==> flow/design.v <==
module rom
(
     clk_i
    ,rst_i
    ,pc_i
    ,w_rom_data_i
    ,w_rom_addr_i
    ,en_w_rom_i
    ,inst_o
);
    input clk_i;
    input rst_i;
    input [15:0] pc_i;
    input [31:0] w_rom_data_i;
    input [15:0] w_rom_addr_i;
    input en_w_rom_i; 
    output reg [31:0] inst_o;
reg [31:0] ROM[31:0];
integer row;
always @(posedge clk_i) begin
    if (rst_i == 1'b1) begin
        inst_o <= 32'b00010001010000000000000000000000;
        for(row = 0; row <= 31; row = row + 1)
            ROM[row] <= 32'b00010001010000000000000000000000;
    end
    else if (en_w_rom_i == 1'b1) begin
        inst_o <= 32'b00010001000000000000000000000000;
        ROM[w_rom_addr_i[4:0]] <= w_rom_data_i;
    end
    else begin
        inst_o <= ROM[pc_i[4:0]];
    end
end
endmodule
module ram
(
     clk_i
    ,rst_i
    ,en_w_ram_i
    ,w_ram_data_i
    ,w_ram_addr_i
    ,r_ram_addr_i
    ,r_ram_data_o
);
    input clk_i;
    input rst_i;
    input en_w_ram_i;
    input [7:0] w_ram_data_i;
    input [15:0] w_ram_addr_i;
    input [15:0] r_ram_addr_i;
    output reg [7:0] r_ram_data_o;
reg [7:0] RAM[31:0];
integer row;
always @(posedge clk_i) begin
    if (rst_i == 1'b1) begin
        r_ram_data_o <= 0;
        for(row = 0; row <= 31; row = row + 1)
            RAM[row] <= 0;
    end
    else if (en_w_ram_i == 1'b1) begin
        r_ram_data_o <= 0;
        RAM[w_ram_addr_i[4:0]] <= w_ram_data_i;
    end
    else begin
        r_ram_data_o <= RAM[r_ram_addr_i[4:0]];
    end
end
endmodule
module register
(
     clk_i
    ,rst_i
    ,en_w_reg_i
    ,w_reg_data_1_i
    ,w_reg_data_2_i
    ,w_reg_addr_1_i
    ,w_reg_addr_2_i
    ,r_reg_addr_1_i
    ,r_reg_addr_2_i
    ,r_reg_addr_3_i
    ,r_reg_addr_4_i
    ,r_reg_data_1_o
    ,r_reg_data_2_o
    ,r_reg_data_3_o
    ,r_reg_data_4_o
    ,reg_watcher_o
);
    input clk_i;
    input rst_i;
    input en_w_reg_i;
    input [7:0] w_reg_data_1_i;
    input [7:0] w_reg_data_2_i;
    input [4:0] w_reg_addr_1_i;
    input [4:0] w_reg_addr_2_i;
    input [4:0] r_reg_addr_1_i;
    input [4:0] r_reg_addr_2_i;
    input [4:0] r_reg_addr_3_i;
    input [4:0] r_reg_addr_4_i;
    output reg [7:0] r_reg_data_1_o;
    output reg [7:0] r_reg_data_2_o;
    output reg [7:0] r_reg_data_3_o;
    output reg [7:0] r_reg_data_4_o;
    output wire [7:0] reg_watcher_o;
reg [7:0] REG[31:0];  
integer row;
always @(posedge clk_i) begin
    if (rst_i == 1'b1) begin
        r_reg_data_1_o <= 0;
        r_reg_data_2_o <= 0;
        r_reg_data_3_o <= 0;
        r_reg_data_4_o <= 0;
        for(row = 0; row <= 31; row = row + 1)
            REG[row] <= 0;
    end
    else if (en_w_reg_i == 1'b1) begin
        r_reg_data_1_o <= 0;
        r_reg_data_2_o <= 0;
        r_reg_data_3_o <= 0;
        r_reg_data_4_o <= 0;
        REG[w_reg_addr_1_i] <= w_reg_data_1_i;
        REG[w_reg_addr_2_i] <= w_reg_data_2_i;
    end
    else begin
        r_reg_data_1_o <= REG[r_reg_addr_1_i];
        r_reg_data_2_o <= REG[r_reg_addr_2_i];
        r_reg_data_3_o <= REG[r_reg_addr_3_i];
        r_reg_data_4_o <= REG[r_reg_addr_4_i];
    end
end
assign reg_watcher_o = REG[5'd22];
endmodule
module inst_mode
(
     clk_i
    ,rst_i
    ,mode_sel_i
    ,imm_inst_i
    ,rom_inst_i
    ,inst_o
);
    input clk_i;
    input rst_i;
    input mode_sel_i;
    input [31:0] imm_inst_i;
    input [31:0] rom_inst_i;
    output [31:0] inst_o;
reg [1:0] bubble_counter;
always @(posedge clk_i) begin
    if (rst_i == 1'b1) begin
        bubble_counter <= 0;
    end
    else if(mode_sel_i == 1'b1) begin
        if (bubble_counter == 3) begin
            bubble_counter <= 0;
        end
        else begin
            bubble_counter <= bubble_counter + 1;
        end
    end
    else begin
        bubble_counter <= 0;
    end
end
assign inst_o = (bubble_counter == 0)?((mode_sel_i)?rom_inst_i:imm_inst_i):32'b00010001000000000000000000000000;
endmodule
module decode
(
     inst_i
    ,alu_o
    ,pc_o
    ,reg_o
    ,imm_o
    ,mem_o
    ,reg_addr_1_o
    ,reg_addr_2_o
    ,reg_addr_3_o
    ,reg_addr_4_o
    ,ram_addr_o
    ,imm_data_1_o
    ,imm_data_2_o
    ,npu_ram_addr_o
    ,npu_w_reg_addr_o
);
    input [31:0] inst_i;
    output [7:0] alu_o;
    output [1:0] pc_o;
    output [1:0] reg_o;
    output imm_o;
    output mem_o;
    output [4:0] reg_addr_1_o;
    output [4:0] reg_addr_2_o;
    output [4:0] reg_addr_3_o;
    output [4:0] reg_addr_4_o;
    output [15:0] ram_addr_o;
    output [7:0] imm_data_1_o;
    output [7:0] imm_data_2_o;
    output [7:0] npu_ram_addr_o;
    output [4:0] npu_w_reg_addr_o;
function [4:0] reg_addr_1;
    input [31:0] inst_i;
    case(inst_i[19])
        1'b1: begin
            case(inst_i[31:24])
                8'b00000001: reg_addr_1 = inst_i[9:5];
                8'b00000010: reg_addr_1 = inst_i[9:5];
                8'b00000101: reg_addr_1 = inst_i[9:5];
                8'b00000110: reg_addr_1 = inst_i[9:5];
                8'b00000111: reg_addr_1 = inst_i[9:5];
                8'b00001000: reg_addr_1 = inst_i[9:5];
                8'b00001001: reg_addr_1 = inst_i[9:5];
                8'b00001010: reg_addr_1 = inst_i[9:5];
                default: reg_addr_1 = 8'b00000000;
            endcase
        end
        1'b0: begin
            case(inst_i[31:24])
                8'b00000001: reg_addr_1 = inst_i[17:13];
                8'b00000010: reg_addr_1 = inst_i[17:13];
                8'b00000011: reg_addr_1 = inst_i[17:13];
                8'b00000100: reg_addr_1 = inst_i[17:13];
                8'b00000101: reg_addr_1 = inst_i[17:13];
                8'b00000110: reg_addr_1 = inst_i[17:13];
                8'b00000111: reg_addr_1 = inst_i[17:13];
                8'b00001000: reg_addr_1 = inst_i[17:13];
                8'b00001001: reg_addr_1 = inst_i[17:13];
                8'b00001010: reg_addr_1 = inst_i[17:13];            
                8'b00001011: reg_addr_1 = inst_i[17:13];
                8'b00001101: reg_addr_1 = inst_i[17:13];
                8'b00001110: reg_addr_1 = inst_i[17:13];
                8'b00001111: reg_addr_1 = inst_i[17:13];
                8'b00010000: reg_addr_1 = inst_i[17:13];
                8'b00010001: reg_addr_1 = 8'b00000000;
                8'b00010010:  reg_addr_1 = 5'd27;
                default: reg_addr_1 = 8'b00000000;
            endcase
        end
        default: reg_addr_1 = 8'b00000000;
    endcase
endfunction
function [4:0] reg_addr_2;
    input [31:0] inst_i;
    case(inst_i[19])
        1'b1: begin
            case(inst_i[31:24])
                8'b00000001: reg_addr_2 = inst_i[4:0];
                8'b00000010: reg_addr_2 = inst_i[4:0];
                8'b00000101: reg_addr_2 = inst_i[4:0];
                8'b00000110: reg_addr_2 = inst_i[4:0];
                8'b00001000: reg_addr_2 = inst_i[4:0];
                8'b00001001: reg_addr_2 = inst_i[4:0];
                default: reg_addr_2 = 8'b00000000;
            endcase
        end
        1'b0: begin
            case(inst_i[31:24])
                8'b00000001: reg_addr_2 = inst_i[12:8];
                8'b00000010: reg_addr_2 = inst_i[12:8];
                8'b00000011: reg_addr_2 = inst_i[12:8];
                8'b00000100: reg_addr_2 = inst_i[12:8];
                8'b00000101: reg_addr_2 = inst_i[12:8];
                8'b00000110: reg_addr_2 = inst_i[12:8];
                8'b00000111: reg_addr_2 = inst_i[12:8];
                8'b00001000: reg_addr_2 = inst_i[12:8];
                8'b00001001: reg_addr_2 = inst_i[12:8];
                8'b00001010: reg_addr_2 = inst_i[12:8];            
                8'b00001011: reg_addr_2 = inst_i[12:8];
                8'b00001101: reg_addr_2 = inst_i[12:8];
                8'b00001110: reg_addr_2 = inst_i[12:8];
                8'b00001111: reg_addr_2 = inst_i[12:8];
                8'b00010000: reg_addr_2 = inst_i[12:8];
                8'b00010001: reg_addr_2 = 8'b00000000;
                default: reg_addr_2 = 8'b00000000;
            endcase
        end
        default: reg_addr_2 = 8'b00000000;
    endcase
endfunction
function [4:0] reg_addr_3;
    input [31:0] inst_i;
    case(inst_i[19])
        1'b1: begin
            case(inst_i[31:24])
                default: reg_addr_3 = 8'b00000000;
            endcase
        end
        1'b0: begin
            case(inst_i[31:24])
                8'b00000001: reg_addr_3 = inst_i[7:3];
                8'b00000010: reg_addr_3 = inst_i[7:3];
                8'b00000011: reg_addr_3 = inst_i[7:3];
                8'b00000100: reg_addr_3 = 5'd24;
                8'b00000101: reg_addr_3 = inst_i[7:3];
                8'b00000110: reg_addr_3 = inst_i[7:3];
                8'b00001000: reg_addr_3 = inst_i[7:3];
                8'b00001001: reg_addr_3 = inst_i[7:3];           
                8'b00001011: reg_addr_3 = inst_i[7:3];
                8'b00001110: reg_addr_3 = 5'd30;
                8'b00001111: reg_addr_3 = 5'd30;
                8'b00010000: reg_addr_3 = inst_i[7:3];
                8'b00010001: reg_addr_3 = 8'b00000000;
                default: reg_addr_3 = 8'b00000000;
            endcase
        end
        default: reg_addr_3 = 8'b00000000;
    endcase
endfunction
function [4:0] reg_addr_4;
    input [31:0] inst_i;
    case(inst_i[19])
        1'b1: begin
            case(inst_i[31:24])
                default: reg_addr_4 = 8'b00000000;
            endcase
        end
        1'b0: begin
            case(inst_i[31:24])
                8'b00000100: reg_addr_4 = 5'd23;
                8'b00001110: reg_addr_4 = 5'd29;
                8'b00001111: reg_addr_4 = 5'd29;
                8'b00010001: reg_addr_4 = 8'b00000000;
                default: reg_addr_4 = 8'b00000000;
            endcase
        end
        default: reg_addr_4 = 8'b00000000;
    endcase
endfunction
function [7:0] imm_data_1;
    input [31:0]inst_i;
    case(inst_i[19])
        1'b1: begin
            case(inst_i[31:24])
                8'b00000001: imm_data_1 = inst_i[17:10];
                8'b00000010: imm_data_1 = inst_i[17:10];
                8'b00000101: imm_data_1 = inst_i[17:10];
                8'b00000110: imm_data_1 = inst_i[17:10];
                8'b00000111: imm_data_1 = inst_i[17:10];
                8'b00001000: imm_data_1 = inst_i[17:10];
                8'b00001001: imm_data_1 = inst_i[17:10];
                8'b00001010: imm_data_1 = inst_i[17:10];
                8'b00001100: imm_data_1 = inst_i[17:10];
                default: imm_data_1 = 8'b00000000;
            endcase
        end
        1'b0: begin
            case(inst_i[31:24])
                default: imm_data_1 = 8'b00000000;
            endcase
        end
        default: imm_data_1 = 8'b00000000;
    endcase
endfunction
function [7:0] imm_data_2;
    input [31:0]inst_i;
    case(inst_i[19])
        1'b1: begin
            case(inst_i[31:24])
                8'b00001100: imm_data_2 = inst_i[9:2];
                default: imm_data_2 = 8'b00000000;
            endcase
        end
        1'b0: begin
            case(inst_i[31:24])
                default: imm_data_2 = 8'b00000000;
            endcase
        end
        default: imm_data_2 = 8'b00000000;
    endcase
endfunction
assign alu_o = inst_i[31:24];
assign pc_o = inst_i[23:22];
assign reg_o = inst_i[21:20];
assign imm_o = inst_i[19];
assign mem_o = inst_i[18];
assign reg_addr_1_o = reg_addr_1(inst_i);
assign reg_addr_2_o = reg_addr_2(inst_i);
assign reg_addr_3_o = reg_addr_3(inst_i);
assign reg_addr_4_o = reg_addr_4(inst_i);
assign ram_addr_o = (alu_o == 8'b00001100)?inst_i[17:2]:8'b00000000;
assign imm_data_1_o = imm_data_1(inst_i);
assign imm_data_2_o = imm_data_2(inst_i);
assign npu_ram_addr_o = inst_i[17:10];
assign npu_w_reg_addr_o = inst_i[9:5];
endmodule
module inst_buffer
(
     clk_i
    ,rst_i
    ,alu_i
    ,pc_i
    ,reg_i
    ,imm_i
    ,mem_i
    ,reg_addr_1_i
    ,reg_addr_2_i
    ,reg_addr_3_i
    ,reg_addr_4_i
    ,ram_addr_i
    ,imm_data_1_i
    ,imm_data_2_i
    ,npu_ram_addr_i
    ,npu_w_reg_addr_i
    ,alu_o
    ,pc_o
    ,reg_o
    ,imm_o
    ,mem_o
    ,reg_addr_1_o
    ,reg_addr_2_o
    ,reg_addr_3_o
    ,reg_addr_4_o
    ,ram_addr_o
    ,imm_data_1_o
    ,imm_data_2_o
    ,npu_ram_addr_o
    ,npu_w_reg_addr_o
);
    input clk_i;
    input rst_i;
    input [7:0] alu_i;
    input [1:0] pc_i;
    input [1:0] reg_i;
    input imm_i;
    input mem_i;
    input [4:0] reg_addr_1_i;
    input [4:0] reg_addr_2_i;
    input [4:0] reg_addr_3_i;
    input [4:0] reg_addr_4_i;
    input [15:0] ram_addr_i;
    input [7:0] imm_data_1_i;
    input [7:0] imm_data_2_i;
    input [7:0] npu_ram_addr_i;
    input [4:0] npu_w_reg_addr_i;
    output reg [7:0] alu_o;
    output reg [1:0] pc_o;
    output reg [1:0] reg_o;
    output reg imm_o;
    output reg mem_o;
    output reg [4:0] reg_addr_1_o;
    output reg [4:0] reg_addr_2_o;
    output reg [4:0] reg_addr_3_o;
    output reg [4:0] reg_addr_4_o;
    output reg [15:0] ram_addr_o;
    output reg [7:0] imm_data_1_o;
    output reg [7:0] imm_data_2_o;
    output reg [7:0] npu_ram_addr_o;
    output reg [4:0] npu_w_reg_addr_o;
always @(posedge clk_i) begin
    if (rst_i == 1'b1) begin
        alu_o <= 0;
        pc_o <= 0;
        reg_o <= 0;
        imm_o <= 0;
        mem_o <= 0;
        reg_addr_1_o <= 0;
        reg_addr_2_o <= 0;
        reg_addr_3_o <= 0;
        reg_addr_4_o <= 0;
        ram_addr_o <= 0;
        npu_ram_addr_o <= 0;
        npu_w_reg_addr_o <= 0;
    end
    else begin
        alu_o <= alu_i;
        pc_o <= pc_i;
        reg_o <= reg_i;
        imm_o <= imm_i;
        mem_o <= mem_i;
        reg_addr_1_o <= reg_addr_1_i;
        reg_addr_2_o <= reg_addr_2_i;
        reg_addr_3_o <= reg_addr_3_i;
        reg_addr_4_o <= reg_addr_4_i;
        ram_addr_o <= ram_addr_i;
        imm_data_1_o <= imm_data_1_i;
        imm_data_2_o <= imm_data_2_i;
        npu_ram_addr_o <= npu_ram_addr_i;
        npu_w_reg_addr_o <= npu_w_reg_addr_i;
    end
end
endmodule
module alu
(
     clk_i
    ,rst_i
    ,mode_sel_i
    ,alu_i
    ,pc_i
    ,reg_i
    ,imm_i
    ,mem_i
    ,reg_addr_1_i
    ,reg_addr_2_i
    ,reg_addr_3_i
    ,reg_addr_4_i
    ,ram_addr_i
    ,imm_data_1_i
    ,imm_data_2_i
    ,r_ram_data_i
    ,r_reg_data_1_i
    ,r_reg_data_2_i
    ,r_reg_data_3_i
    ,r_reg_data_4_i
    ,r_pc_data_i
    ,en_w_reg_o
    ,en_w_ram_o
    ,w_ram_data_o
    ,w_ram_addr_o
    ,w_reg_data_1_o
    ,w_reg_data_2_o
    ,w_reg_addr_1_o
    ,w_reg_addr_2_o
    ,w_pc_data_o
);
    input clk_i;
    input rst_i;
    input mode_sel_i;
    input [7:0] alu_i;
    input [1:0] pc_i;
    input [1:0] reg_i;
    input imm_i;
    input mem_i;
    input [4:0] reg_addr_1_i;
    input [4:0] reg_addr_2_i;
    input [4:0] reg_addr_3_i;
    input [4:0] reg_addr_4_i;
    input [15:0] ram_addr_i;
    input [7:0] imm_data_1_i;
    input [7:0] imm_data_2_i;
    input [7:0] r_ram_data_i;
    input [7:0] r_reg_data_1_i;
    input [7:0] r_reg_data_2_i;
    input [7:0] r_reg_data_3_i;
    input [7:0] r_reg_data_4_i;
    input [15:0] r_pc_data_i;
    output reg en_w_reg_o;
    output reg en_w_ram_o;
    output reg [7:0] w_ram_data_o;
    output reg [15:0] w_ram_addr_o;
    output reg [7:0] w_reg_data_1_o;
    output reg [7:0] w_reg_data_2_o;
    output reg [4:0] w_reg_addr_1_o;
    output reg [4:0] w_reg_addr_2_o;
    output reg [15:0] w_pc_data_o;
wire [15:0] mul_imm_rslt;
wire [15:0] mul_reg_rslt;
wire [15:0] div_rslt;
assign mul_imm_rslt = r_reg_data_1_i * imm_data_1_i;
assign mul_reg_rslt = r_reg_data_1_i * r_reg_data_2_i;
assign div_rslt = ({r_reg_data_1_i, r_reg_data_2_i} == 16'd0) ? 16'hFFFF :
                  {r_reg_data_3_i, r_reg_data_4_i}/{r_reg_data_1_i, r_reg_data_2_i};
always @(posedge clk_i) begin
    if (rst_i == 1'b1) begin
        en_w_reg_o <= 0;
        en_w_ram_o <= 0;
        w_ram_data_o <= 0;
        w_ram_addr_o <= 0;
        w_reg_data_1_o <= 0;
        w_reg_data_2_o <= 0;
        w_reg_addr_1_o <= 0;
        w_reg_addr_2_o <= 0;
        w_pc_data_o <= 0;
    end
    else begin
        case(alu_i)
            8'b00000001: begin
                if (imm_i == 1'b1) begin
                    if (imm_data_1_i[7] == 1 && r_reg_data_1_i[7] == 1) begin
                        w_reg_addr_1_o <= reg_addr_2_i;
                        w_reg_addr_2_o <= 5'd26;
                        w_reg_data_1_o <= imm_data_1_i + r_reg_data_1_i;
                        w_reg_data_2_o <= 8'b11111111;
                    end
                    else begin
                        w_reg_addr_1_o <= reg_addr_2_i;
                        w_reg_addr_2_o <= 5'd26;
                        w_reg_data_1_o <= imm_data_1_i + r_reg_data_1_i;
                        w_reg_data_2_o <= 8'b00000000;
                    end
                end
                else begin
                    if (r_reg_data_2_i[7] == 1 && r_reg_data_1_i[7] == 1) begin
                        w_reg_addr_1_o <= reg_addr_3_i;
                        w_reg_addr_2_o <= 5'd26;
                        w_reg_data_1_o <= r_reg_data_2_i + r_reg_data_1_i;
                        w_reg_data_2_o <= 8'b11111111;
                    end
                    else begin
                        w_reg_addr_1_o <= reg_addr_3_i;
                        w_reg_addr_2_o <= 5'd26;
                        w_reg_data_1_o <= r_reg_data_2_i + r_reg_data_1_i;
                        w_reg_data_2_o <= 8'b00000000;
                    end
                end
                en_w_reg_o <= 1;
                en_w_ram_o <= 0;
                w_ram_data_o <= 0;
                w_ram_addr_o <= 0;
                if (mode_sel_i == 1'b0) begin
                    w_pc_data_o <= r_pc_data_i;
                end
                else begin
                    if (r_pc_data_i >= 31) begin
                        w_pc_data_o <= 0;
                    end
                    else begin
                        w_pc_data_o <= r_pc_data_i + 1;
                    end
                end
            end
            8'b00000010: begin
                if (imm_i == 1'b1) begin
                    w_reg_addr_1_o <= reg_addr_2_i;
                    w_reg_addr_2_o <= 5'd25;
                    w_reg_data_1_o <= r_reg_data_1_i - imm_data_1_i;
                    if (imm_data_1_i <= r_reg_data_1_i) begin
                        w_reg_data_2_o <= 8'b00000000;
                    end
                    else begin
                        w_reg_data_2_o <= 8'b11111111;
                    end
                end
                else begin
                    w_reg_addr_1_o <= reg_addr_3_i;
                    w_reg_addr_2_o <= 5'd25;
                    w_reg_data_1_o <= r_reg_data_1_i - r_reg_data_2_i;
                    if (r_reg_data_2_i <= r_reg_data_1_i) begin
                        w_reg_data_2_o <= 8'b00000000;
                    end
                    else begin
                        w_reg_data_2_o <= 8'b11111111;
                    end
                end
                en_w_reg_o <= 1;
                en_w_ram_o <= 0;
                w_ram_data_o <= 0;
                w_ram_addr_o <= 0;
                if (mode_sel_i == 1'b0) begin
                    w_pc_data_o <= r_pc_data_i;
                end
                else begin
                    if (r_pc_data_i >= 31) begin
                        w_pc_data_o <= 0;
                    end
                    else begin
                        w_pc_data_o <= r_pc_data_i + 1;
                    end
                end
            end
            8'b00000011: begin
                if (imm_i == 1'b1) begin
                    w_reg_addr_1_o <= 5'd24;
                    w_reg_addr_2_o <= 5'd23;
                    w_reg_data_1_o <= mul_imm_rslt[15:8];
                    w_reg_data_2_o <= mul_imm_rslt[7:0];
                end
                else begin
                    w_reg_addr_1_o <= 5'd24;
                    w_reg_addr_2_o <= 5'd23;
                    w_reg_data_1_o <= mul_reg_rslt[15:8];
                    w_reg_data_2_o <= mul_reg_rslt[7:0];
                end
                en_w_reg_o <= 1;
                en_w_ram_o <= 0;
                w_ram_data_o <= 0;
                w_ram_addr_o <= 0;
                if (mode_sel_i == 1'b0) begin
                    w_pc_data_o <= r_pc_data_i;
                end
                else begin
                    if (r_pc_data_i >= 31) begin
                        w_pc_data_o <= 0;
                    end
                    else begin
                        w_pc_data_o <= r_pc_data_i + 1;
                    end
                end
            end
            8'b00000100: begin
                if (imm_i == 1'b1) begin
                    en_w_reg_o <= 0;
                    en_w_ram_o <= 0;
                    w_ram_data_o <= 0;
                    w_ram_addr_o <= 0;
                    w_reg_data_1_o <= 0;
                    w_reg_data_2_o <= 0;
                    w_reg_addr_1_o <= 0;
                    w_reg_addr_2_o <= 0;
                end
                else begin
                    w_reg_addr_1_o <= 5'd24;
                    w_reg_addr_2_o <= 5'd23;
                    w_reg_data_1_o <= div_rslt[15:8];
                    w_reg_data_2_o <= div_rslt[7:0];
                end
                en_w_reg_o <= 1;
                en_w_ram_o <= 0;
                w_ram_data_o <= 0;
                w_ram_addr_o <= 0;
                if (mode_sel_i == 1'b0) begin
                    w_pc_data_o <= r_pc_data_i;
                end
                else begin
                    if (r_pc_data_i >= 31) begin
                        w_pc_data_o <= 0;
                    end
                    else begin
                        w_pc_data_o <= r_pc_data_i + 1;
                    end
                end
            end
            8'b00000101: begin
                if (imm_i == 1'b1) begin
                    w_reg_addr_1_o <= reg_addr_2_i;
                    w_reg_data_1_o <= imm_data_1_i & r_reg_data_1_i;
                end
                else begin
                    w_reg_addr_1_o <= reg_addr_3_i;
                    w_reg_data_1_o <= r_reg_data_2_i & r_reg_data_1_i;
                end
                w_reg_addr_2_o <= 5'd0;
                w_reg_data_2_o <= 8'b00000000;
                en_w_reg_o <= 1;
                en_w_ram_o <= 0;
                w_ram_data_o <= 0;
                w_ram_addr_o <= 0;
                if (mode_sel_i == 1'b0) begin
                    w_pc_data_o <= r_pc_data_i;
                end
                else begin
                    if (r_pc_data_i >= 31) begin
                        w_pc_data_o <= 0;
                    end
                    else begin
                        w_pc_data_o <= r_pc_data_i + 1;
                    end
                end
            end
            8'b00000110: begin
                if (imm_i == 1'b1) begin
                    w_reg_addr_1_o <= reg_addr_2_i;
                    w_reg_data_1_o <= imm_data_1_i | r_reg_data_1_i;
                end
                else begin
                    w_reg_addr_1_o <= reg_addr_3_i;
                    w_reg_data_1_o <= r_reg_data_2_i | r_reg_data_1_i;
                end
                w_reg_addr_2_o <= 5'd0;
                w_reg_data_2_o <= 8'b00000000;
                en_w_reg_o <= 1;
                en_w_ram_o <= 0;
                w_ram_data_o <= 0;
                w_ram_addr_o <= 0;
                if (mode_sel_i == 1'b0) begin
                    w_pc_data_o <= r_pc_data_i;
                end
                else begin
                    if (r_pc_data_i >= 31) begin
                        w_pc_data_o <= 0;
                    end
                    else begin
                        w_pc_data_o <= r_pc_data_i + 1;
                    end
                end
            end
            8'b00000111: begin
                if (imm_i == 1'b1) begin
                    w_reg_addr_1_o <= reg_addr_1_i;
                    w_reg_data_1_o <= ~ imm_data_1_i;
                end
                else begin
                    w_reg_addr_1_o <= reg_addr_2_i;
                    w_reg_data_1_o <= ~ r_reg_data_1_i;
                end
                w_reg_addr_2_o <= 5'd0;
                w_reg_data_2_o <= 8'b00000000;
                en_w_reg_o <= 1;
                en_w_ram_o <= 0;
                w_ram_data_o <= 0;
                w_ram_addr_o <= 0;
                if (mode_sel_i == 1'b0) begin
                    w_pc_data_o <= r_pc_data_i;
                end
                else begin
                    if (r_pc_data_i >= 31) begin
                        w_pc_data_o <= 0;
                    end
                    else begin
                        w_pc_data_o <= r_pc_data_i + 1;
                    end
                end
            end
            8'b00001000: begin
                if (imm_i == 1'b1) begin
                    w_reg_addr_1_o <= reg_addr_2_i;
                    w_reg_data_1_o <= r_reg_data_1_i >> imm_data_1_i;
                end
                else begin
                    w_reg_addr_1_o <= reg_addr_3_i;
                    w_reg_data_1_o <= r_reg_data_1_i >> r_reg_data_2_i;
                end
                w_reg_addr_2_o <= 5'd0;
                w_reg_data_2_o <= 8'b00000000;
                en_w_reg_o <= 1;
                en_w_ram_o <= 0;
                w_ram_data_o <= 0;
                w_ram_addr_o <= 0;
                if (mode_sel_i == 1'b0) begin
                    w_pc_data_o <= r_pc_data_i;
                end
                else begin
                    if (r_pc_data_i >= 31) begin
                        w_pc_data_o <= 0;
                    end
                    else begin
                        w_pc_data_o <= r_pc_data_i + 1;
                    end
                end
            end
            8'b00001001: begin
                if (imm_i == 1'b1) begin
                    w_reg_addr_1_o <= reg_addr_2_i;
                    w_reg_data_1_o <= r_reg_data_1_i << imm_data_1_i;
                end
                else begin
                    w_reg_addr_1_o <= reg_addr_3_i;
                    w_reg_data_1_o <= r_reg_data_1_i << r_reg_data_2_i;
                end
                w_reg_addr_2_o <= 5'd0;
                w_reg_data_2_o <= 8'b00000000;
                en_w_reg_o <= 1;
                en_w_ram_o <= 0;
                w_ram_data_o <= 0;
                w_ram_addr_o <= 0;
                if (mode_sel_i == 1'b0) begin
                    w_pc_data_o <= r_pc_data_i;
                end
                else begin
                    if (r_pc_data_i >= 31) begin
                        w_pc_data_o <= 0;
                    end
                    else begin
                        w_pc_data_o <= r_pc_data_i + 1;
                    end
                end
            end
            8'b00001010: begin
                if (imm_i == 1'b1) begin
                    w_reg_addr_1_o <= reg_addr_1_i;
                    w_reg_data_1_o <= imm_data_1_i;
                end
                else begin
                    w_reg_addr_1_o <= reg_addr_2_i;
                    w_reg_data_1_o <= r_reg_data_1_i;
                end
                w_reg_addr_2_o <= 5'd0;
                w_reg_data_2_o <= 8'b00000000;
                en_w_reg_o <= 1;
                en_w_ram_o <= 0;
                w_ram_data_o <= 0;
                w_ram_addr_o <= 0;
                if (mode_sel_i == 1'b0) begin
                    w_pc_data_o <= r_pc_data_i;
                end
                else begin
                    if (r_pc_data_i >= 31) begin
                        w_pc_data_o <= 0;
                    end
                    else begin
                        w_pc_data_o <= r_pc_data_i + 1;
                    end
                end
            end
            8'b00001011: begin
                if (imm_i == 1'b1) begin
                    en_w_reg_o <= 0;
                    en_w_ram_o <= 0;
                    w_ram_data_o <= 0;
                    w_ram_addr_o <= 0;
                    w_reg_data_1_o <= 0;
                    w_reg_data_2_o <= 0;
                    w_reg_addr_1_o <= 0;
                    w_reg_addr_2_o <= 0;
                end
                else begin
                    w_reg_addr_1_o <= 5'd0;
                    w_reg_data_1_o <= 8'b00000000;
                    w_reg_addr_2_o <= 5'd0;
                    w_reg_data_2_o <= 8'b00000000;
                    en_w_reg_o <= 0;
                    en_w_ram_o <= 1;
                    w_ram_data_o <= r_reg_data_1_i;
                    w_ram_addr_o <= {r_reg_data_2_i,r_reg_data_3_i};
                end
                if (mode_sel_i == 1'b0) begin
                    w_pc_data_o <= r_pc_data_i;
                end
                else begin
                    if (r_pc_data_i >= 31) begin
                        w_pc_data_o <= 0;
                    end
                    else begin
                        w_pc_data_o <= r_pc_data_i + 1;
                    end
                end
            end
            8'b00001100: begin
                if (imm_i == 1'b1) begin
                    en_w_reg_o <= 1;
                    en_w_ram_o <= 0;
                    w_ram_data_o <= 0;
                    w_ram_addr_o <= 0;
                    w_reg_data_1_o <= r_ram_data_i;
                    w_reg_data_2_o <= 5'd0;
                    w_reg_addr_1_o <= 5'd28;
                    w_reg_addr_2_o <= 8'b00000000;
                end
                else begin
                    en_w_reg_o <= 0;
                    en_w_ram_o <= 0;
                    w_ram_data_o <= 0;
                    w_ram_addr_o <= 0;
                    w_reg_data_1_o <= 0;
                    w_reg_data_2_o <= 0;
                    w_reg_addr_1_o <= 0;
                    w_reg_addr_2_o <= 0;
                end
                if (mode_sel_i == 1'b0) begin
                    w_pc_data_o <= r_pc_data_i;
                end
                else begin
                    if (r_pc_data_i >= 31) begin
                        w_pc_data_o <= 0;
                    end
                    else begin
                        w_pc_data_o <= r_pc_data_i + 1;
                    end
                end
            end
            8'b00001101: begin
                if (imm_i == 1'b1) begin
                    en_w_reg_o <= 0;
                    en_w_ram_o <= 0;
                    w_ram_data_o <= 0;
                    w_ram_addr_o <= 0;
                    w_reg_data_1_o <= 0;
                    w_reg_data_2_o <= 0;
                    w_reg_addr_1_o <= 0;
                    w_reg_addr_2_o <= 0;
                    w_pc_data_o <= r_pc_data_i + 1;
                end
                else begin
                    w_pc_data_o <= {r_reg_data_1_i,r_reg_data_2_i};
                end
            end
            8'b00001110: begin
                if (imm_i == 1'b1) begin
                    en_w_reg_o <= 0;
                    en_w_ram_o <= 0;
                    w_ram_data_o <= 0;
                    w_ram_addr_o <= 0;
                    w_reg_data_1_o <= 0;
                    w_reg_data_2_o <= 0;
                    w_reg_addr_1_o <= 0;
                    w_reg_addr_2_o <= 0;
                    w_pc_data_o <= r_pc_data_i + 1;
                end
                else begin
                    if (r_reg_data_1_i == r_reg_data_2_i) begin
                        w_pc_data_o <= {r_reg_data_3_i,r_reg_data_4_i};
                    end
                    else begin
                        w_pc_data_o <= r_pc_data_i + 1;
                    end
                end
            end
            8'b00001111: begin
                if (imm_i == 1'b1) begin
                    en_w_reg_o <= 0;
                    en_w_ram_o <= 0;
                    w_ram_data_o <= 0;
                    w_ram_addr_o <= 0;
                    w_reg_data_1_o <= 0;
                    w_reg_data_2_o <= 0;
                    w_reg_addr_1_o <= 0;
                    w_reg_addr_2_o <= 0;
                    w_pc_data_o <= r_pc_data_i + 1;
                end
                else begin
                    if (r_reg_data_1_i != r_reg_data_2_i) begin
                        w_pc_data_o <= {r_reg_data_3_i,r_reg_data_4_i};
                    end
                    else begin
                        w_pc_data_o <= r_pc_data_i + 1;
                    end
                end
            end
            8'b00010000: begin
                if (imm_i == 1'b1) begin
                    en_w_reg_o <= 0;
                    w_reg_data_1_o <= 0;
                    w_reg_data_2_o <= 0;
                    w_reg_addr_1_o <= 0;
                    w_reg_addr_2_o <= 0;
                end
                else begin
                    en_w_reg_o <= 1;
                    w_reg_data_1_o <= (r_reg_data_1_i > r_reg_data_2_i)?r_reg_data_1_i:r_reg_data_2_i;
                    w_reg_data_2_o <= (r_reg_data_1_i > r_reg_data_2_i)?8'b11111111:8'b00000000;
                    w_reg_addr_1_o <= r_reg_data_3_i;
                    w_reg_addr_2_o <= 5'd31;
                end
                en_w_ram_o <= 0;
                w_ram_data_o <= 0;
                w_ram_addr_o <= 0;
                if (mode_sel_i == 1'b0) begin
                    w_pc_data_o <= r_pc_data_i;
                end
                else begin
                    if (r_pc_data_i >= 31) begin
                        w_pc_data_o <= 0;
                    end
                    else begin
                        w_pc_data_o <= r_pc_data_i + 1;
                    end
                end
            end
            8'b00010001: begin
                en_w_ram_o <= 0;
                en_w_reg_o <= 0;
                w_ram_data_o <= 0;
                w_ram_addr_o <= 0;
                w_reg_data_1_o <= 0;
                w_reg_data_2_o <= 0;
                w_reg_addr_1_o <= 0;
                w_reg_addr_2_o <= 0;
                if (pc_i == 2'b00 || pc_i == 2'b11 || mode_sel_i == 1'b0) begin
                    w_pc_data_o <= r_pc_data_i;
                end
                else begin
                    if (r_pc_data_i >= 31) begin
                        w_pc_data_o <= 0;
                    end
                    else begin
                        w_pc_data_o <= r_pc_data_i + 1;
                    end
                end
            end
            8'b00010010: begin  
                if (imm_i == 1'b1) begin
                    en_w_reg_o <= 0;
                    en_w_ram_o <= 0;
                    w_ram_data_o <= 0;
                    w_ram_addr_o <= 0;
                    w_reg_data_1_o <= 0;
                    w_reg_data_2_o <= 0;
                    w_reg_addr_1_o <= 0;
                    w_reg_addr_2_o <= 0;
                    if (mode_sel_i == 1'b0) begin
                        w_pc_data_o <= r_pc_data_i;
                    end
                    else begin
                        if (r_pc_data_i >= 31) begin
                            w_pc_data_o <= 0;
                        end
                        else begin
                            w_pc_data_o <= r_pc_data_i + 1;
                        end
                    end
                end
                else begin
                    en_w_reg_o <= 0;
                    en_w_ram_o <= 0;
                    w_ram_data_o <= 0;
                    w_ram_addr_o <= 0;
                    w_reg_data_1_o <= 0;
                    w_reg_data_2_o <= 0;
                    w_reg_addr_1_o <= 0;
                    w_reg_addr_2_o <= 0;
                    if (mode_sel_i == 1'b0) begin
                        w_pc_data_o <= r_pc_data_i;
                    end
                    else begin
                        if (r_pc_data_i >= 31) begin
                            w_pc_data_o <= 0;
                        end
                        else begin
                            w_pc_data_o <= r_pc_data_i + 1;
                        end
                    end
                end
            end
            default: begin
                en_w_ram_o <= 0;
                en_w_reg_o <= 0;
                w_ram_data_o <= 0;
                w_ram_addr_o <= 0;
                w_reg_data_1_o <= 0;
                w_reg_data_2_o <= 0;
                w_reg_addr_1_o <= 0;
                w_reg_addr_2_o <= 0;
                if (mode_sel_i == 1'b0) begin
                    w_pc_data_o <= r_pc_data_i;
                end
                else begin
                    if (r_pc_data_i >= 31) begin
                        w_pc_data_o <= 0;
                    end
                    else begin
                        w_pc_data_o <= r_pc_data_i + 1;
                    end
                end
            end
        endcase
    end
end
endmodule
module isc_cpu_top
(
     clk_i
    ,rst_i
    ,rst_rom_i
    ,mode_sel_i
    ,en_w_rom_i
    ,w_rom_addr_i
    ,w_rom_data_i
    ,instruction_i
    ,reg_watcher_o
    ,pc_o
    ,wb_en_o
    ,wb_addr_1_o
    ,wb_data_1_o
    ,wb_addr_2_o
    ,wb_data_2_o
);
    input clk_i;
    input rst_i;
    input rst_rom_i;
    input mode_sel_i;
    input en_w_rom_i;
    input [15:0] w_rom_addr_i;
    input [31:0] w_rom_data_i;
    input [31:0] instruction_i;
    output [7:0] reg_watcher_o;
    output [15:0] pc_o;
    output wb_en_o;
    output [4:0] wb_addr_1_o;
    output [7:0] wb_data_1_o;
    output [4:0] wb_addr_2_o;
    output [7:0] wb_data_2_o;
wire [15:0] pc_s30;
wire [1:0] pc_sgin_s12;
wire [1:0] pc_sgin_s23;
wire [31:0] rom_inst_s12;
wire [31:0] inst_s12;
wire [7:0] alu_s12;
wire [1:0] reg_s12;
wire imm_s12;
wire mem_s12;
wire [4:0] r_reg_addr_1_s12;
wire [4:0] r_reg_addr_2_s12;
wire [4:0] r_reg_addr_3_s12;
wire [4:0] r_reg_addr_4_s12;
wire [15:0] r_ram_addr_s12;
wire [7:0] imm_data_1_s12;
wire [7:0] imm_data_2_s12;
wire [7:0] npu_ram_addr_s12;
wire [4:0] npu_w_reg_addr_s12;
wire [7:0] alu_s23;
wire [1:0] reg_s23;
wire imm_s23;
wire mem_s23;
wire [4:0] r_reg_addr_1_s23;
wire [4:0] r_reg_addr_2_s23;
wire [4:0] r_reg_addr_3_s23;
wire [4:0] r_reg_addr_4_s23;
wire [15:0] r_ram_addr_s23;
wire [7:0] imm_data_1_s23;
wire [7:0] imm_data_2_s23;
wire [7:0] npu_ram_addr_s23;
wire [4:0] npu_w_reg_addr_s23;
wire [7:0] r_reg_data_1;
wire [7:0] r_reg_data_2;
wire [7:0] r_reg_data_3;
wire [7:0] r_reg_data_4;
wire [7:0] r_ram_data;
wire en_w_reg;
wire en_w_ram;
wire [7:0] w_ram_data;
wire [15:0] w_ram_addr;
wire [7:0] w_reg_data_1;
wire [7:0] w_reg_data_2;
wire [4:0] w_reg_addr_1;
wire [4:0] w_reg_addr_2;
rom rom(
     .clk_i(clk_i)
    ,.rst_i(rst_rom_i)
    ,.pc_i(pc_s30)
    ,.w_rom_data_i(w_rom_data_i)
    ,.w_rom_addr_i(w_rom_addr_i)
    ,.en_w_rom_i(en_w_rom_i)
    ,.inst_o(rom_inst_s12)
);
inst_mode inst_mode(
     .clk_i(clk_i)
    ,.rst_i(rst_i)
    ,.mode_sel_i(mode_sel_i)
    ,.imm_inst_i(instruction_i)
    ,.rom_inst_i(rom_inst_s12)
    ,.inst_o(inst_s12)
);
decode decode(
     .inst_i(inst_s12)
    ,.alu_o(alu_s12)
    ,.pc_o(pc_sgin_s12)
    ,.reg_o(reg_s12)
    ,.imm_o(imm_s12)
    ,.mem_o(mem_s12)
    ,.reg_addr_1_o(r_reg_addr_1_s12)
    ,.reg_addr_2_o(r_reg_addr_2_s12)
    ,.reg_addr_3_o(r_reg_addr_3_s12)
    ,.reg_addr_4_o(r_reg_addr_4_s12)
    ,.ram_addr_o(r_ram_addr_s12)
    ,.imm_data_1_o(imm_data_1_s12)
    ,.imm_data_2_o(imm_data_2_s12)
    ,.npu_ram_addr_o(npu_ram_addr_s12)
    ,.npu_w_reg_addr_o(npu_w_reg_addr_s12)
);
ram ram(
     .clk_i(clk_i)
    ,.rst_i(rst_i)
    ,.en_w_ram_i(en_w_ram)
    ,.w_ram_data_i(w_ram_data)
    ,.w_ram_addr_i(w_ram_addr)
    ,.r_ram_addr_i(r_ram_addr_s12)
    ,.r_ram_data_o(r_ram_data)
);
register register(
     .clk_i(clk_i)
    ,.rst_i(rst_i)
    ,.en_w_reg_i(en_w_reg)
    ,.w_reg_data_1_i(w_reg_data_1)
    ,.w_reg_data_2_i(w_reg_data_2)
    ,.w_reg_addr_1_i(w_reg_addr_1)
    ,.w_reg_addr_2_i(w_reg_addr_2)
    ,.r_reg_addr_1_i(r_reg_addr_1_s12)
    ,.r_reg_addr_2_i(r_reg_addr_2_s12)
    ,.r_reg_addr_3_i(r_reg_addr_3_s12)
    ,.r_reg_addr_4_i(r_reg_addr_4_s12)
    ,.r_reg_data_1_o(r_reg_data_1)
    ,.r_reg_data_2_o(r_reg_data_2)
    ,.r_reg_data_3_o(r_reg_data_3)
    ,.r_reg_data_4_o(r_reg_data_4)
    ,.reg_watcher_o(reg_watcher_o)
);
inst_buffer inst_buffer(
     .clk_i(clk_i)
    ,.rst_i(rst_i)
    ,.alu_i(alu_s12)
    ,.pc_i(pc_sgin_s12)
    ,.reg_i(reg_s12)
    ,.imm_i(imm_s12)
    ,.mem_i(mem_s12)
    ,.reg_addr_1_i(r_reg_addr_1_s12)
    ,.reg_addr_2_i(r_reg_addr_2_s12)
    ,.reg_addr_3_i(r_reg_addr_3_s12)
    ,.reg_addr_4_i(r_reg_addr_4_s12)
    ,.ram_addr_i(r_ram_addr_s12)
    ,.imm_data_1_i(imm_data_1_s12)
    ,.imm_data_2_i(imm_data_2_s12)
    ,.npu_ram_addr_i(npu_ram_addr_s12)
    ,.npu_w_reg_addr_i(npu_w_reg_addr_s12)
    ,.alu_o(alu_s23)
    ,.pc_o(pc_sgin_s23)
    ,.reg_o(reg_s23)
    ,.imm_o(imm_s23)
    ,.mem_o(mem_s23)
    ,.reg_addr_1_o(r_reg_addr_1_s23)
    ,.reg_addr_2_o(r_reg_addr_2_s23)
    ,.reg_addr_3_o(r_reg_addr_3_s23)
    ,.reg_addr_4_o(r_reg_addr_4_s23)
    ,.ram_addr_o(r_ram_addr_s23)
    ,.imm_data_1_o(imm_data_1_s23)
    ,.imm_data_2_o(imm_data_2_s23)
    ,.npu_ram_addr_o(npu_ram_addr_s23)
    ,.npu_w_reg_addr_o(npu_w_reg_addr_s23)
);
alu alu(
     .clk_i(clk_i)
    ,.rst_i(rst_i)
    ,.mode_sel_i(mode_sel_i)
    ,.alu_i(alu_s23)
    ,.pc_i(pc_sgin_s23)
    ,.reg_i(reg_s23)
    ,.imm_i(imm_s23)
    ,.mem_i(mem_s23)
    ,.reg_addr_1_i(r_reg_addr_1_s23)
    ,.reg_addr_2_i(r_reg_addr_2_s23)
    ,.reg_addr_3_i(r_reg_addr_3_s23)
    ,.reg_addr_4_i(r_reg_addr_4_s23)
    ,.ram_addr_i(r_ram_addr_s23)
    ,.imm_data_1_i(imm_data_1_s23)
    ,.imm_data_2_i(imm_data_2_s23)
    ,.r_ram_data_i(r_ram_data)
    ,.r_reg_data_1_i(r_reg_data_1)
    ,.r_reg_data_2_i(r_reg_data_2)
    ,.r_reg_data_3_i(r_reg_data_3)
    ,.r_reg_data_4_i(r_reg_data_4)
    ,.r_pc_data_i(pc_s30)
    ,.en_w_reg_o(en_w_reg)
    ,.en_w_ram_o(en_w_ram)
    ,.w_ram_data_o(w_ram_data)
    ,.w_ram_addr_o(w_ram_addr)
    ,.w_reg_data_1_o(w_reg_data_1)
    ,.w_reg_data_2_o(w_reg_data_2)
    ,.w_reg_addr_1_o(w_reg_addr_1)
    ,.w_reg_addr_2_o(w_reg_addr_2)
    ,.w_pc_data_o(pc_s30)
);
assign pc_o = pc_s30;
assign wb_en_o = en_w_reg;
assign wb_addr_1_o = w_reg_addr_1;
assign wb_data_1_o = w_reg_data_1;
assign wb_addr_2_o = w_reg_addr_2;
assign wb_data_2_o = w_reg_data_2;
endmodule
# [From RTL to reports: isc_cpu_top]
# Module isc_cpu_top before and after one edit of its RTL, step after step.
# Lines under "before" count in the file above, lines under "after" in the edited file.
# "delta": "after" minus "before" as printed here. "rel_change_pct": 100 x difference / "before".
# The mark n/a stands for no value.
[design] top_module="isc_cpu_top" clk_port="clk_i" cell_library="sky130hd" corner="tt_025C_1v80"

# [Diff]
# Unified diff, file above to edited file.
# The edited RTL no longer does the same as the RTL above: the edit was made by script, with no optimisation intended.
# begin of diff
@@ -162,5 +162,5 @@
     end
 end
-assign inst_o = (bubble_counter == 0)?((mode_sel_i)?rom_inst_i:imm_inst_i):32'b00010001000000000000000000000000;
+assign inst_o = ((mode_sel_i)?rom_inst_i:imm_inst_i);
 endmodule
 module decode
# end of diff

# [Elaborated design]
# Counts by Yosys on the flattened word-level netlist (proc, flatten, opt, wreduce; memories kept). Print and check cells are left out.
# Yosys's memory passes give these memory sizes; they may raise the number of words (mostly to a power of two), join words into wider ones and drop unused or constant bits.
[classes] item="add_sub_neg" before=6 after=5 delta=-1 rel_change_pct=-16.67
[classes] item="mul" before=2 after=2 delta=0 rel_change_pct=0.00
[classes] item="div_mod_pow" before=1 after=1 delta=0 rel_change_pct=0.00
[classes] item="compare" before=4 after=4 delta=0 rel_change_pct=0.00
[classes] item="eq_ne" before=40 after=39 delta=-1 rel_change_pct=-2.50
[classes] item="shifts" before=4 after=4 delta=0 rel_change_pct=0.00
[classes] item="mux" before=98 after=97 delta=-1 rel_change_pct=-1.02
[classes] item="bitwise" before=9 after=8 delta=-1 rel_change_pct=-11.11
[classes] item="n_reduce_logical" before=24 after=21 delta=-3 rel_change_pct=-12.50
[op_table] op="OR reduction 2 bit" before=6 after=5 delta=-1 rel_change_pct=-16.67
[op_table] op="two-way mux 32 bit" before=4 after=3 delta=-1 rel_change_pct=-25.00
[op_table] op="NOT 1 bit" before=3 after=2 delta=-1 rel_change_pct=-33.33
[op_table] op="equality test 2 bit with constant B" before=2 after=1 delta=-1 rel_change_pct=-50.00
[op_table] op="logical NOT 2 bit" before=2 after=1 delta=-1 rel_change_pct=-50.00
[op_table] op="OR reduction 3 bit" before=2 after=1 delta=-1 rel_change_pct=-50.00
[op_table] op="adder 2 x 1 -> 2 bit with constant B" before=1 after=0 delta=-1 rel_change_pct=-100.00
[op_table] op="two-way mux 8 bit" before=32 after=32 delta=0 rel_change_pct=0.00
[op_table] op="two-way mux 5 bit" before=24 after=24 delta=0 rel_change_pct=0.00
[op_table] op="equality test 8 x 4 -> 1 bit with constant B" before=16 after=16 delta=0 rel_change_pct=0.00
[op_table] op="two-way mux 1 bit" before=11 after=11 delta=0 rel_change_pct=0.00
[op_table] op="two-way mux 16 bit" before=9 after=9 delta=0 rel_change_pct=0.00
# The list need not be complete.
[word_totals] item="register_bits" before=125 after=123 delta=-2 rel_change_pct=-1.60
[word_totals] item="mem_bits_rw" before=1536 after=1536 delta=0 rel_change_pct=0.00
[word_totals] item="n_memories" before=3 after=3 delta=0 rel_change_pct=0.00
[word_totals] item="input_bits" before=85 after=85 delta=0 rel_change_pct=0.00
[word_totals] item="elab_cells" before=210 after=202 delta=-8 rel_change_pct=-3.81

# [Depth]
# Yosys ltp: most cells in a row. Word level: on the elaborated netlist, between registers, memories and ports. Mapped: between sequential cells and ports; inverters and the memories' decode and read muxes count.
[depth] item="ltp_word" before=7 after=7 delta=0 rel_change_pct=0.00
[depth] item="ABC_AREA" before="0" after="0"
[depth] item="depth_mapped" before=138 after=133 delta=-5 rel_change_pct=-3.62

# [Synthesis result]
# The flow's flattened synthesis, as Yosys stat reports it; memories are mapped. The netlist is that of the ABC_AREA named above (0 if unset); the other value can give another one.
[synth_totals] item="stdcells" before=7887 after=8028 delta=141 rel_change_pct=1.79
[synth_totals] item="synth_area_mm2" before=0.0921709 after=0.0914314 delta=-0.0007395 rel_change_pct=-0.80
[synth_totals] item="ffs" before=1607 after=1605 delta=-2 rel_change_pct=-0.12
[synth_totals] item="n_buf" before=650 after=637 delta=-13 rel_change_pct=-2.00
[by_type] cell="sky130_fd_sc_hd__nand2_1" before=576 after=861 delta=285 rel_change_pct=49.48
[by_type] cell="sky130_fd_sc_hd__mux2i_1" before=429 after=257 delta=-172 rel_change_pct=-40.09
[by_type] cell="sky130_fd_sc_hd__a211oi_1" before=104 after=47 delta=-57 rel_change_pct=-54.81
[by_type] cell="sky130_fd_sc_hd__nand4_1" before=22 after=77 delta=55 rel_change_pct=250.00
[by_type] cell="sky130_fd_sc_hd__nor3_1" before=99 after=152 delta=53 rel_change_pct=53.54
[by_type] cell="sky130_fd_sc_hd__nor2_1" before=396 after=447 delta=51 rel_change_pct=12.88
[by_type] cell="sky130_fd_sc_hd__nand3_1" before=220 after=254 delta=34 rel_change_pct=15.45
[by_type] cell="sky130_fd_sc_hd__clkbuf_1" before=545 after=512 delta=-33 rel_change_pct=-6.06
[by_type] cell="sky130_fd_sc_hd__o21ai_0" before=184 after=217 delta=33 rel_change_pct=17.93
[by_type] cell="sky130_fd_sc_hd__o221ai_1" before=73 after=42 delta=-31 rel_change_pct=-42.47
# The list need not be complete.
# By module: a second synthesis without flattening, with its own total; a netlist apart from the flattened one above.
[unflattened] item="hier_cells" before=7750 after=7725 delta=-25 rel_change_pct=-0.32
[unflattened] item="area_unflattened_mm2" before=0.1010369 after=0.100863 delta=-0.0001739 rel_change_pct=-0.17
# Rows give one instance, submodules left out.
[modules_before] module="rom" instances=1 n_cells=2880 area_mm2=0.0471227 mod_seq_area_mm2=0.0313901
[modules_before] module="register" instances=1 n_cells=1387 area_mm2=0.0204246 mod_seq_area_mm2=0.008328
[modules_before] module="alu" instances=1 n_cells=2327 area_mm2=0.0172803 mod_seq_area_mm2=0.0013613
[modules_before] module="ram" instances=1 n_cells=789 area_mm2=0.0122593 mod_seq_area_mm2=0.0078475
[modules_before] module="inst_buffer" instances=1 n_cells=150 area_mm2=0.0023447 mod_seq_area_mm2=0.0017417
[modules_before] module="decode" instances=1 n_cells=138 area_mm2=0.0009071 mod_seq_area_mm2=0
[modules_before] module="inst_mode" instances=1 n_cells=79 area_mm2=0.0006982 mod_seq_area_mm2=0.00004
[modules_before] module="isc_cpu_top" instances=1 n_cells=0 area_mm2=0 mod_seq_area_mm2=0
[modules_after] module="rom" instances=1 n_cells=2880 area_mm2=0.0471227 mod_seq_area_mm2=0.0313901
[modules_after] module="register" instances=1 n_cells=1382 area_mm2=0.0204346 mod_seq_area_mm2=0.008328
[modules_after] module="alu" instances=1 n_cells=2350 area_mm2=0.0172265 mod_seq_area_mm2=0.0013613
[modules_after] module="ram" instances=1 n_cells=789 area_mm2=0.012283 mod_seq_area_mm2=0.0078475
[modules_after] module="inst_buffer" instances=1 n_cells=150 area_mm2=0.0023447 mod_seq_area_mm2=0.0017417
[modules_after] module="decode" instances=1 n_cells=138 area_mm2=0.0009071 mod_seq_area_mm2=0
[modules_after] module="inst_mode" instances=1 n_cells=36 area_mm2=0.0005443 mod_seq_area_mm2=0
[modules_after] module="isc_cpu_top" instances=1 n_cells=0 area_mm2=0 mod_seq_area_mm2=0

# [Worst setup path after synthesis]
# Source: OpenSTA report_checks on the synthesized netlist (no wires, ideal clock, input and output delay 20% of the period each), path of least setup slack; recovery checks are left aside. Register names are those of the netlist, which keeps one name where synthesis merged equal registers.
[synth_timing] item="path_kind" before="register to register" after="register to register"
[synth_timing] item="from" before="register register.r_reg_data_2_o[0]" after="register register.r_reg_data_1_o[6]"
[synth_timing] item="to" before="register alu.w_reg_data_2_o[0]" after="register alu.w_reg_data_2_o[0]"
[synth_timing] item="clock_period_ns" before=40.0 after=40.0 delta=0.0 rel_change_pct=0.00
[synth_timing] item="setup_ns" before=0.157 after=0.159 delta=0.002
[synth_timing] item="arrival_time_ns" before=27.127 after=26.466 delta=-0.661 rel_change_pct=-2.44
[synth_timing] item="required_ns" before=39.843 after=39.841 delta=-0.002 rel_change_pct=-0.01
[synth_timing] item="path_slack_ns" before=12.716 after=13.376 delta=0.660
[synth_timing] item="delay_ns" before=27.284 after=26.625 delta=-0.659 rel_change_pct=-2.42
[synth_timing] item="path_stages" before=125 after=122 delta=-3 rel_change_pct=-2.40
[synth_timing] item="path_buffers" before=10 after=9 delta=-1 rel_change_pct=-10.00
[synth_timing] item="synth_period_reached_ns" before=27.284 after=26.624 delta=-0.660 rel_change_pct=-2.42
# "delay_ns" = arrival - input delay + setup time.
# "path_stages": output pins that drive a net of the path, with the launching flip-flop's if there is one; two outputs of one cell count as two.
# "synth_period_reached_ns" = period - worst setup slack (recovery checks aside). The figure is calculated, with input and output delays left at 20% of the set period.
# Between the ends stands the longest chain of elaborated cells between them, by number of cells; it is not shown to be the way that was timed. Of several equally long chains one is given.
# Each line given opens the expression or statement behind the cell; cells for indexed reads and writes are added by Yosys, which also makes memories of some case tables.
# A register here has more assigning lines than the two given.
[synth_via_before] cell_sequence="sky130_fd_sc_hd__dfxtp_1 -> sky130_fd_sc_hd__clkinv_1 -> sky130_fd_sc_hd__ha_1 -> sky130_fd_sc_hd__nor4b_1 -> sky130_fd_sc_hd__o21bai_1 -> sky130_fd_sc_hd__o21ai_0 -> sky130_fd_sc_hd__ha_1 -> sky130_fd_sc_hd__o21a_1 -> (+109 left out) -> sky130_fd_sc_hd__a21o_1 -> sky130_fd_sc_hd__a21oi_1 -> sky130_fd_sc_hd__nor2b_1 -> sky130_fd_sc_hd__o21ai_0 -> sky130_fd_sc_hd__nand2_1 -> sky130_fd_sc_hd__nor3_1 -> sky130_fd_sc_hd__a21o_1 -> sky130_fd_sc_hd__a31oi_1" elab_chain_len=4 cone_cells=13
[synth_rtl_before] item="start: declaration" line_no=100 text="output reg [7:0] r_reg_data_2_o;"
[synth_rtl_before] item="divider 16 x 16 -> 16 bit" line_no=549 text="{r_reg_data_3_i, r_reg_data_4_i}/{r_reg_data_1_i, r_reg_data_2_i};"
[synth_rtl_before] item="two-way mux 16 bit" line_no=548 text="assign div_rslt = ({r_reg_data_1_i, r_reg_data_2_i} == 16'd0) ? 16'hFFFF :"
[synth_rtl_before] item="two-way mux 8 bit" line_no=678 text="if (imm_i == 1'b1) begin"
[synth_rtl_before] item="case mux 8 bit (select 6 bit)" line_no=563 text="case(alu_i)"
[synth_rtl_before] item="end: assignment" line_no=653 text="w_reg_data_2_o <= mul_imm_rslt[7:0];"
[synth_rtl_before] item="end: assignment" line_no=659 text="w_reg_data_2_o <= mul_reg_rslt[7:0];"
[synth_rtl_before] item="end: declaration" line_no=539 text="output reg [7:0] w_reg_data_2_o;"
[synth_via_after] cell_sequence="sky130_fd_sc_hd__dfxtp_1 -> sky130_fd_sc_hd__or4_4 -> sky130_fd_sc_hd__buf_6 -> sky130_fd_sc_hd__nor4_4 -> sky130_fd_sc_hd__and2_1 -> sky130_fd_sc_hd__nor2_1 -> sky130_fd_sc_hd__ha_1 -> sky130_fd_sc_hd__o21a_1 -> (+106 left out) -> sky130_fd_sc_hd__a21oi_1 -> sky130_fd_sc_hd__nor2b_1 -> sky130_fd_sc_hd__o21ai_0 -> sky130_fd_sc_hd__nand2b_1 -> sky130_fd_sc_hd__a211oi_1 -> sky130_fd_sc_hd__o21ai_0 -> sky130_fd_sc_hd__a31oi_1 -> sky130_fd_sc_hd__a31oi_1" elab_chain_len=4 cone_cells=13
[synth_rtl_after] item="start: declaration" line_no=99 text="output reg [7:0] r_reg_data_1_o;"
[synth_rtl_after] item="divider 16 x 16 -> 16 bit" line_no=549 text="{r_reg_data_3_i, r_reg_data_4_i}/{r_reg_data_1_i, r_reg_data_2_i};"
[synth_rtl_after] item="two-way mux 16 bit" line_no=548 text="assign div_rslt = ({r_reg_data_1_i, r_reg_data_2_i} == 16'd0) ? 16'hFFFF :"
[synth_rtl_after] item="two-way mux 8 bit" line_no=678 text="if (imm_i == 1'b1) begin"
[synth_rtl_after] item="case mux 8 bit (select 6 bit)" line_no=563 text="case(alu_i)"
[synth_rtl_after] item="end: assignment" line_no=653 text="w_reg_data_2_o <= mul_imm_rslt[7:0];"
[synth_rtl_after] item="end: assignment" line_no=659 text="w_reg_data_2_o <= mul_reg_rslt[7:0];"
[synth_rtl_after] item="end: declaration" line_no=539 text="output reg [7:0] w_reg_data_2_o;"

# [Path in the finished layout]
# From the final timing report of each run of set A: the path of least setup slack in the routed layout; clock arrival at registers is part of the times.
[layout_timing] item="path_kind" before="register to register" after="register to register"
[layout_timing] item="from" before="register register.r_reg_data_1_o[6]" after="register register.r_reg_data_1_o[4]"
[layout_timing] item="to" before="register alu.w_reg_data_2_o[0]" after="register alu.w_reg_data_2_o[0]"
[layout_timing] item="clock_period_ns" before=34.3 after=34.3 delta=0.0 rel_change_pct=0.00
[layout_timing] item="setup_ns" before=0.13 after=0.13 delta=0.00
[layout_timing] item="arrival_time_ns" before=32.60 after=32.58 delta=-0.02 rel_change_pct=-0.06
[layout_timing] item="required_ns" before=34.99 after=34.97 delta=-0.02 rel_change_pct=-0.06
[layout_timing] item="path_slack_ns" before=2.39 after=2.39 delta=0.00
[layout_timing] item="path_stages" before=115 after=123 delta=8 rel_change_pct=6.96
[layout_timing] item="path_buffers" before=3 after=3 delta=0 rel_change_pct=0.00
# Between the ends stands the longest chain of elaborated cells between them, by number of cells; it is not shown to be the way that was timed. Of several equally long chains one is given.
# A register here has more assigning lines than the two given.
[layout_via_before] cell_sequence="sky130_fd_sc_hd__dfxtp_1 -> sky130_fd_sc_hd__buf_4 -> sky130_fd_sc_hd__nor4_1 -> sky130_fd_sc_hd__nand3_1 -> sky130_fd_sc_hd__o21ai_0 -> sky130_fd_sc_hd__o21ai_0 -> sky130_fd_sc_hd__ha_1 -> sky130_fd_sc_hd__o21a_1 -> (+99 left out) -> sky130_fd_sc_hd__a21o_1 -> sky130_fd_sc_hd__a21oi_1 -> sky130_fd_sc_hd__nor2b_1 -> sky130_fd_sc_hd__o21ai_0 -> sky130_fd_sc_hd__nand2_1 -> sky130_fd_sc_hd__nor3_1 -> sky130_fd_sc_hd__a21o_1 -> sky130_fd_sc_hd__a31oi_1" elab_chain_len=4 cone_cells=13
[layout_rtl_before] item="start: declaration" line_no=99 text="output reg [7:0] r_reg_data_1_o;"
[layout_rtl_before] item="divider 16 x 16 -> 16 bit" line_no=549 text="{r_reg_data_3_i, r_reg_data_4_i}/{r_reg_data_1_i, r_reg_data_2_i};"
[layout_rtl_before] item="two-way mux 16 bit" line_no=548 text="assign div_rslt = ({r_reg_data_1_i, r_reg_data_2_i} == 16'd0) ? 16'hFFFF :"
[layout_rtl_before] item="two-way mux 8 bit" line_no=678 text="if (imm_i == 1'b1) begin"
[layout_rtl_before] item="case mux 8 bit (select 6 bit)" line_no=563 text="case(alu_i)"
[layout_rtl_before] item="end: assignment" line_no=653 text="w_reg_data_2_o <= mul_imm_rslt[7:0];"
[layout_rtl_before] item="end: assignment" line_no=659 text="w_reg_data_2_o <= mul_reg_rslt[7:0];"
[layout_rtl_before] item="end: declaration" line_no=539 text="output reg [7:0] w_reg_data_2_o;"
[layout_via_after] cell_sequence="sky130_fd_sc_hd__dfxtp_1 -> sky130_fd_sc_hd__buf_4 -> sky130_fd_sc_hd__or4_4 -> sky130_fd_sc_hd__nor4_4 -> sky130_fd_sc_hd__and2_1 -> sky130_fd_sc_hd__nor2_1 -> sky130_fd_sc_hd__ha_1 -> sky130_fd_sc_hd__o21a_1 -> (+107 left out) -> sky130_fd_sc_hd__a21oi_1 -> sky130_fd_sc_hd__nor2b_1 -> sky130_fd_sc_hd__o21ai_0 -> sky130_fd_sc_hd__a21oi_1 -> sky130_fd_sc_hd__o211ai_1 -> sky130_fd_sc_hd__nand2_1 -> sky130_fd_sc_hd__a31oi_1 -> sky130_fd_sc_hd__a31oi_1" elab_chain_len=4 cone_cells=13
[layout_rtl_after] item="start: declaration" line_no=99 text="output reg [7:0] r_reg_data_1_o;"
[layout_rtl_after] item="divider 16 x 16 -> 16 bit" line_no=549 text="{r_reg_data_3_i, r_reg_data_4_i}/{r_reg_data_1_i, r_reg_data_2_i};"
[layout_rtl_after] item="two-way mux 16 bit" line_no=548 text="assign div_rslt = ({r_reg_data_1_i, r_reg_data_2_i} == 16'd0) ? 16'hFFFF :"
[layout_rtl_after] item="two-way mux 8 bit" line_no=678 text="if (imm_i == 1'b1) begin"
[layout_rtl_after] item="case mux 8 bit (select 6 bit)" line_no=563 text="case(alu_i)"
[layout_rtl_after] item="end: assignment" line_no=653 text="w_reg_data_2_o <= mul_imm_rslt[7:0];"
[layout_rtl_after] item="end: assignment" line_no=659 text="w_reg_data_2_o <= mul_reg_rslt[7:0];"
[layout_rtl_after] item="end: declaration" line_no=539 text="output reg [7:0] w_reg_data_2_o;"

# [Layout results]
# Runs of the flow (Yosys, OpenROAD) on both versions; the two runs of a pair have the same settings. The constraints put input and output delay at 20% of the set period each and load the outputs with 0.01 pF.
[flow_settings_set_A] CORE_UTILIZATION=40 PLACE_DENSITY=0.6 period_ns=34.3 CAP_MARGIN=20 CORE_MARGIN=2 SLEW_MARGIN=20
[results_set_A] item="synthArea_mm2" before=0.0921709 after=0.0914314 delta=-0.0007395 rel_change_pct=-0.80
[results_set_A] item="die_area_mm2" before=0.234285 after=0.23242 delta=-0.001865 rel_change_pct=-0.80
[results_set_A] item="finish.stdcell_area_mm2" before=0.101815 after=0.101119 delta=-0.000696 rel_change_pct=-0.68
[results_set_A] item="layout_utilization_pct" before=44.4 after=44.5 delta=0.1
[results_set_A] item="worst_setup_slack_ns" before=2.391 after=2.391 delta=0.000
[results_set_A] item="timing.setup.tns_ns" before=0.000 after=0.000 delta=0.000
[results_set_A] item="hold_worst_slack_ns" before=0.458 after=0.485 delta=0.027
[results_set_A] item="period_less_ws_ns" before=31.909 after=31.909 delta=0.000 rel_change_pct=0.00
[flow_settings_set_B] ABC_AREA=0 CAP_MARGIN=0 CELL_PAD_IN_SITES_GLOBAL_PLACEMENT=0 CORE_UTILIZATION=65 MIN_ROUTING_LAYER="met1" PLACE_DENSITY_LB_ADDON=0.04 SETUP_SLACK_MARGIN=-1.87 period_ns=37.4 CORE_MARGIN=2 SLEW_MARGIN=20
[results_set_B] item="synthArea_mm2" before=0.0921709 after=0.0914314 delta=-0.0007395 rel_change_pct=-0.80
[results_set_B] item="die_area_mm2" before=0.14483 after=0.143679 delta=-0.001151 rel_change_pct=-0.79
[results_set_B] item="finish.stdcell_area_mm2" before=0.099857 after=0.0991401 delta=-0.0007169 rel_change_pct=-0.72
[results_set_B] item="layout_utilization_pct" before=70.8 after=71.1 delta=0.3
[results_set_B] item="worst_setup_slack_ns" before=4.201 after=5.275 delta=1.074
[results_set_B] item="timing.setup.tns_ns" before=0.000 after=0.000 delta=0.000
[results_set_B] item="hold_worst_slack_ns" before=0.462 after=0.508 delta=0.046
[results_set_B] item="period_less_ws_ns" before=33.199 after=32.125 delta=-1.074 rel_change_pct=-3.24
# "period_less_ws_ns" = clock period - worst setup slack. The figure is calculated, with input and output delays left at 20% of the set period.
